==> flow/design.v <==
module clk_ctrl
(
	input				wire				clk_i					,
	input				wire				rstn_i				,	
	input				wire	[15:0]	freq						,
	output			reg				dds1_o					,
	output			reg				dds_o						
);
reg	[31:0]	cnt;
wire	[63:0]	add;
assign add =freq*32'd4294967295/16'd30000;
always@(posedge clk_i or negedge rstn_i)
	if(rstn_i ==1'b0)
		cnt <=32'd0;
	else
		cnt <=cnt +add; 
always@(posedge clk_i or negedge rstn_i)
	if(rstn_i ==1'b0)
		dds_o <=1'b0;
	else if(cnt >=32'd2147483648)
		dds_o <=1'b1;
	else
		dds_o <=1'b0;		
reg	[31:0]	cnt1;
wire	[63:0]	add1;
assign add1 =(freq/8'd36)*32'd4294967295/16'd3000;
always@(posedge clk_i or negedge rstn_i)
	if(rstn_i ==1'b0)
		cnt1 <=32'd0;
	else
		cnt1 <=cnt1 +add1; 
always@(posedge clk_i or negedge rstn_i)
	if(rstn_i ==1'b0)
		dds1_o <=1'b0;
	else if(cnt1 >=32'd2147483648)
		dds1_o <=1'b1;
	else
		dds1_o <=1'b0;		
endmodule
# Step by step through the tools: clk_ctrl
# The steps from the RTL of clk_ctrl to its reports follow in flow order.
# Line numbers count from 1 in the design file above.
# Library cell names are shortened.
# A cell with -- has no value.
dict set report setup {
  design {clk_ctrl}
  clk_port {clk_i}
  lib {sky130hd}
  pvt_corner {tt_025C_1v80}
}

# Word-level counts
# Counts by Yosys on the flattened word-level netlist (proc, flatten, opt, wreduce; memories kept). Register bits leave out memories and registers merged into their read ports (data or address); mux counts leave out enables and synchronous resets folded into registers. Print and check cells are left out. Cells with the same type and inputs are merged into one.
dict set report bits {
  regBits 66
  inputBits 18
  output_inout_bits 2
  wordCells 15
}
dict set report classes {
  add_sub_neg 2
  mul 2
  n_div 3
  cmp 2
  mux 2
}
# op count
set op_table {}
lappend op_table {{64-bit by 32-bit multiplier with 64-bit output with constant B} 1}
lappend op_table {{64-bit by 15-bit divider with 64-bit output with constant B} 1}
lappend op_table {{16-bit by 32-bit multiplier with 48-bit output with constant B} 1}
lappend op_table {{64-bit by 12-bit divider with 64-bit output with constant B} 1}
lappend op_table {{16-bit by 6-bit divider with 64-bit output with constant B} 1}
lappend op_table {{32-bit adder} 2}
lappend op_table {{32-bit >= comparator with constant B} 2}
lappend op_table {{1-bit two-way mux} 2}

# Logic depth
# Depth = most cells in a row (Yosys ltp): at word level without a register or memory, in the mapped netlist without a sequential cell, where the memories' decode and read muxes count.
dict set report logic_depth {
  word_depth 4
  ABC_AREA 0
  depth_mapped 275
  depth_no_buf 250
}

# Netlist
# Source: synth_stat.txt of the flow (Yosys; design flattened, memories mapped). It holds for the ABC_AREA given above (unset counts as 0); a run with the other value may have another netlist.
# cell count area_total_um2
set by_type {}
lappend by_type {fa_1 260 5.2E+03}
lappend by_type {ha_1 395 4942.24}
lappend by_type {xnor2_1 390 3.42E+03}
lappend by_type {a21oi_1 513 2.57E+03}
lappend by_type {inv_1 539 2023.19}
lappend by_type {nand2_1 525 1970.64}
lappend by_type {nor2_1 516 1.94E+03}
lappend by_type {o21ai_0 346 1.73E+03}
lappend by_type {dfrtp_1 66 1.65E+03}
lappend by_type {xor2_1 150 1313.76}
lappend by_type {mux2i_1 104 1.04E+03}
lappend by_type {nor3_1 203 1.02E+03}
lappend by_type {nand3_1 202 1010.97}
lappend by_type {buf_6 82 923.386}
lappend by_type {clkbuf_8 59 812.029}
lappend by_type {o21bai_1 98 735.706}
lappend by_type {o211ai_1 92 690.662}
lappend by_type {a31oi_1 97 606.832}
# Not listed: further types 205, cells in them 2456.
dict set report mapped {
  stdcells 7093
  area_um2 55781.0
  seqArea_um2 1651.6
  ff_cells 66
  buffers 246
}

# Path before layout
# Path of least setup slack by OpenSTA after synthesis, without wires, with an ideal clock, recovery checks aside; 20% of the period is set as input and as output delay. Where synthesis merged equal registers, the netlist keeps one of their names.
dict set report synth_path {
  path_type {input to register}
  start {in freq[4]}
  end {reg cnt1[30]}
  clock_period_ns 70.0
  in_delay_ns 14.000
  setup_time_ns 0.123
  launch_ns 14.000
  t_arrival_ns 69.119
  required_time_ns 69.877
  path_slack_ns 0.759
  path_delay_ns 55.242
  stages 253
  path_buffers 11
  synth_period_reached_ns 69.241
}
# "path_delay_ns" = arrival - input delay + setup time.
# "stages" counts driving pins, that of a launching flip-flop among them; a cell with two outputs on the path counts twice.
# "synth_period_reached_ns" = period - worst setup slack (recovery checks aside). The figure is calculated, with input and output delays left at 20% of the set period.
# The rows between start and end are the longest chain of elaborated cells between them; the timing report does not say that the signal goes this way. Where chains are equally long, one stands for them.
# A line is the first line of the expression or statement that the cell stems from. Yosys adds cells for indexed reads and writes and turns some case tables into memories.
dict set report synth_via {
  cell_sequence {inv_1 ha_1 nand2b_1 o31ai_1 nand2_1 nand2_1 nand2_1 nand2_1 nand2_1 a21oi_1 a21oi_1 xnor2_1 a21o_1 a21oi_1 o21ai_0 nand2_1 a21oi_1 o22ai_1 (+217 left out) o21bai_1 a21oi_1 o21bai_1 a21oi_1 o21bai_1 a21oi_1 o21bai_1 a21oi_1 o21bai_1 a21oi_1 o21bai_1 a21oi_1 o21bai_1 a21oi_1 o21bai_1 a21o_1 a21oi_1 xnor2_1}
  elab_chain_len 4
  cells_between 4
  cone_lines 2
  classes_between {1 x add/sub; 1 x mul; 2 x div}
}
# element line
set synth_rtl {}
lappend synth_rtl {{start: declaration} 5} ;# input wire [15:0] freq ,
lappend synth_rtl {{16-bit by 6-bit divider with 64-bit output} 26} ;# assign add1 =(freq/8'd36)*32'd4294967295/16'd3000;
lappend synth_rtl {{64-bit by 32-bit multiplier with 64-bit output} 26}
lappend synth_rtl {{64-bit by 12-bit divider with 64-bit output} 26}
lappend synth_rtl {{32-bit adder} 31} ;# cnt1 <=cnt1 +add1;
lappend synth_rtl {{end: assignment} 29} ;# cnt1 <=32'd0;
lappend synth_rtl {{end: assignment} 31}
lappend synth_rtl {{end: declaration} 24} ;# reg [31:0] cnt1;

# Path in the finished layout
# From the final timing report of run 1: the path of least setup slack in the routed layout; clock arrival at registers is part of the times.
dict set report layout_path {
  path_type {input to register}
  start {in freq[4]}
  end {reg cnt1[31]}
  clock_period_ns 70.0
  in_delay_ns 14.00
  setup_time_ns 0.07
  launch_ns 14.00
  t_arrival_ns 68.35
  required_time_ns 70.32
  path_slack_ns 1.97
  stages 264
  path_buffers 25
}
# The rows between start and end are the longest chain of elaborated cells between them; the timing report does not say that the signal goes this way. Where chains are equally long, one stands for them.
dict set report layout_via {
  cell_sequence {buf_4 inv_2 ha_1 nand2b_1 o31ai_2 nand2_1 nand2_1 nand2_1 nand2_1 nand2_2 a21oi_4 a21oi_1 xnor2_2 buf_4 nor3_4 a21oi_1 o21ai_2 nand2_2 (+228 left out) a21oi_2 o21bai_1 a21oi_2 o21bai_1 a21oi_2 o21bai_1 a21oi_2 o21bai_1 a21oi_2 o21bai_1 a21oi_2 o21bai_1 a21oi_2 o21bai_1 a21oi_2 o21bai_1 a21oi_1 xnor2_1}
  elab_chain_len 4
  cells_between 4
  cone_lines 2
  classes_between {1 x add/sub; 1 x mul; 2 x div}
}
# element line
set layout_rtl {}
lappend layout_rtl {{start: declaration} 5} ;# input wire [15:0] freq ,
lappend layout_rtl {{16-bit by 6-bit divider with 64-bit output} 26} ;# assign add1 =(freq/8'd36)*32'd4294967295/16'd3000;
lappend layout_rtl {{64-bit by 32-bit multiplier with 64-bit output} 26}
lappend layout_rtl {{64-bit by 12-bit divider with 64-bit output} 26}
lappend layout_rtl {{32-bit adder} 31} ;# cnt1 <=cnt1 +add1;
lappend layout_rtl {{end: assignment} 29} ;# cnt1 <=32'd0;
lappend layout_rtl {{end: assignment} 31}
lappend layout_rtl {{end: declaration} 24} ;# reg [31:0] cnt1;

Memo
Re: implementation data of clk_ctrl

Record of 4 stored runs of the RTL-to-layout flow on clk_ctrl, platform sky130hd. The runs are unordered. Constraints: input delay and output delay 20% of the set period each, output load 0.01 pF.
"period_reached_ns" = clock period - worst setup slack. The figure is calculated, with input and output delays left at 20% of the set period.
"timing.worst_path_ns" means the part of the period allowed to the worst setup path (the constraints hold back 20% at inputs and 20% at outputs) less its slack; where the path has registers, the arrival times of their clocks count too.

[flow] run 1: files
==> flow/run.sh <==
#!/bin/bash
# the make line also repeats the synthesis and layout settings of config.mk as NAME=value (left out here)
make -C /OpenROAD-flow-scripts/flow DESIGN_CONFIG=/design/flow/config.mk WORK_HOME=/design/flow/orfs CLKGATE_MAP_FILE= finish
==> flow/config.mk <==
export PLATFORM = sky130hd
export DESIGN_NAME = clk_ctrl
export DESIGN_NICKNAME = clk_ctrl
export VERILOG_FILES = /design/flow/design.v
export SDC_FILE = /design/flow/constraint.sdc
export NUM_CORES = 4
export LEC_CHECK = 0
export CAP_MARGIN = 35
export CORE_MARGIN = 8
export CORE_UTILIZATION = 40
export CTS_CLUSTER_DIAMETER = 396
export CTS_CLUSTER_SIZE = 62
export GPL_ROUTABILITY_DRIVEN = 0
export GPL_TIMING_DRIVEN = 0
export SLEW_MARGIN = 10
==> flow/constraint.sdc <==
create_clock -name core_clock -period 70.0 [get_ports {clk_i}]
set_input_delay 14.0000 -clock core_clock [delete_from_list [all_inputs] [get_ports {clk_i}]]
set_output_delay 14.0000 -clock core_clock [all_outputs]
set_load 0.01 [all_outputs]

[flow] run 1: metrics
[metrics] post_synth_area_um2 = 55781.0
[metrics] design_die_area_um2 = 151660.0
[metrics] final_stdcell_area_um2 = 63853.7
[metrics] finalUtil_pct = 45.9
[metrics] timing.setup.ws_ns = 1.969
[metrics] total_negative_slack_ns = 0.000
[metrics] ws_hold_ns = 0.479
[metrics] period_reached_ns = 68.031
[metrics] timing.worst_path_ns = 54.03
[metrics] critical_path_type = input to register

[flow] run 2: files
==> flow/run.sh <==
#!/bin/bash
# the make line also repeats the synthesis and layout settings of config.mk as NAME=value (left out here)
make -C /OpenROAD-flow-scripts/flow DESIGN_CONFIG=/design/flow/config.mk WORK_HOME=/design/flow/orfs CLKGATE_MAP_FILE= finish
==> flow/config.mk <==
export PLATFORM = sky130hd
export DESIGN_NAME = clk_ctrl
export DESIGN_NICKNAME = clk_ctrl
export VERILOG_FILES = /design/flow/design.v
export SDC_FILE = /design/flow/constraint.sdc
export NUM_CORES = 4
export LEC_CHECK = 0
export CAP_MARGIN = 20
export CELL_PAD_IN_SITES_DETAIL_PLACEMENT = 0
export CORE_ASPECT_RATIO = 0.93
export CORE_MARGIN = 2
export CORE_UTILIZATION = 59
export CTS_CLUSTER_DIAMETER = 341
export GPL_ROUTABILITY_DRIVEN = 0
export HOLD_SLACK_MARGIN = 0.12
export MAX_ROUTING_LAYER = met4
export SETUP_SLACK_MARGIN = 5.0
export SLEW_MARGIN = 20
export TNS_END_PERCENT = 55
==> flow/constraint.sdc <==
create_clock -name core_clock -period 115.0 [get_ports {clk_i}]
set_input_delay 23.0000 -clock core_clock [delete_from_list [all_inputs] [get_ports {clk_i}]]
set_output_delay 23.0000 -clock core_clock [all_outputs]
set_load 0.01 [all_outputs]

[flow] run 2: metrics
[metrics] post_synth_area_um2 = 55781.0
[metrics] design_die_area_um2 = 97021.5
[metrics] final_stdcell_area_um2 = 55778.5
[metrics] finalUtil_pct = 59.7
[metrics] timing.setup.ws_ns = 26.283
[metrics] total_negative_slack_ns = 0.000
[metrics] ws_hold_ns = 0.422
[metrics] period_reached_ns = 88.717
[metrics] timing.worst_path_ns = 65.72
[metrics] critical_path_type = input to register

[flow] run 3: files
==> flow/run.sh <==
#!/bin/bash
# the make line also repeats the synthesis and layout settings of config.mk as NAME=value (left out here)
make -C /OpenROAD-flow-scripts/flow DESIGN_CONFIG=/design/flow/config.mk WORK_HOME=/design/flow/orfs CLKGATE_MAP_FILE= finish
==> flow/config.mk <==
export PLATFORM = sky130hd
export DESIGN_NAME = clk_ctrl
export DESIGN_NICKNAME = clk_ctrl
export VERILOG_FILES = /design/flow/design.v
export SDC_FILE = /design/flow/constraint.sdc
export NUM_CORES = 4
export LEC_CHECK = 0
export ABC_AREA = 1
export CAP_MARGIN = 20
export CELL_PAD_IN_SITES_DETAIL_PLACEMENT = 0
export CORE_MARGIN = 2
export CORE_UTILIZATION = 34
export CTS_CLUSTER_DIAMETER = 198
export MIN_ROUTING_LAYER = met2
export PLACE_DENSITY = 0.9
export SETUP_SLACK_MARGIN = 1.13
export SLEW_MARGIN = 20
==> flow/constraint.sdc <==
create_clock -name core_clock -period 112.0 [get_ports {clk_i}]
set_input_delay 22.4000 -clock core_clock [delete_from_list [all_inputs] [get_ports {clk_i}]]
set_output_delay 22.4000 -clock core_clock [all_outputs]
set_load 0.01 [all_outputs]

[flow] run 3: metrics
[metrics] post_synth_area_um2 = 51391.8
[metrics] design_die_area_um2 = 154280.0
[metrics] final_stdcell_area_um2 = 53965.5
[metrics] finalUtil_pct = 36.0
[metrics] timing.setup.ws_ns = 33.199
[metrics] total_negative_slack_ns = 0.000
[metrics] ws_hold_ns = 0.467
[metrics] period_reached_ns = 78.801
[metrics] timing.worst_path_ns = 56.40
[metrics] critical_path_type = input to register

[flow] run 4: files
==> flow/run.sh <==
#!/bin/bash
# the make line also repeats the synthesis and layout settings of config.mk as NAME=value (left out here)
make -C /OpenROAD-flow-scripts/flow DESIGN_CONFIG=/design/flow/config.mk WORK_HOME=/design/flow/orfs CLKGATE_MAP_FILE= finish
==> flow/config.mk <==
export PLATFORM = sky130hd
export DESIGN_NAME = clk_ctrl
export DESIGN_NICKNAME = clk_ctrl
export VERILOG_FILES = /design/flow/design.v
export SDC_FILE = /design/flow/constraint.sdc
export NUM_CORES = 4
export LEC_CHECK = 0
export ABC_AREA = 1
export CAP_MARGIN = 10
export CELL_PAD_IN_SITES_DETAIL_PLACEMENT = 0
export CORE_ASPECT_RATIO = 0.93
export CORE_MARGIN = 2
export CORE_UTILIZATION = 58
export CTS_CLUSTER_DIAMETER = 194
export GPL_ROUTABILITY_DRIVEN = 1
export HOLD_SLACK_MARGIN = 0.12
export MAX_ROUTING_LAYER = met4
export MIN_ROUTING_LAYER = met2
export SETUP_SLACK_MARGIN = 5.0
export SLEW_MARGIN = 20
export TNS_END_PERCENT = 55
==> flow/constraint.sdc <==
create_clock -name core_clock -period 115.0 [get_ports {clk_i}]
set_input_delay 23.0000 -clock core_clock [delete_from_list [all_inputs] [get_ports {clk_i}]]
set_output_delay 23.0000 -clock core_clock [all_outputs]
set_load 0.01 [all_outputs]

[flow] run 4: metrics
[metrics] post_synth_area_um2 = 51391.8
[metrics] design_die_area_um2 = 91004.3
[metrics] final_stdcell_area_um2 = 52898.2
[metrics] finalUtil_pct = 60.1
[metrics] timing.setup.ws_ns = 34.197
[metrics] total_negative_slack_ns = 0.000
[metrics] ws_hold_ns = 0.409
[metrics] period_reached_ns = 80.803
[metrics] timing.worst_path_ns = 57.80
[metrics] critical_path_type = input to register
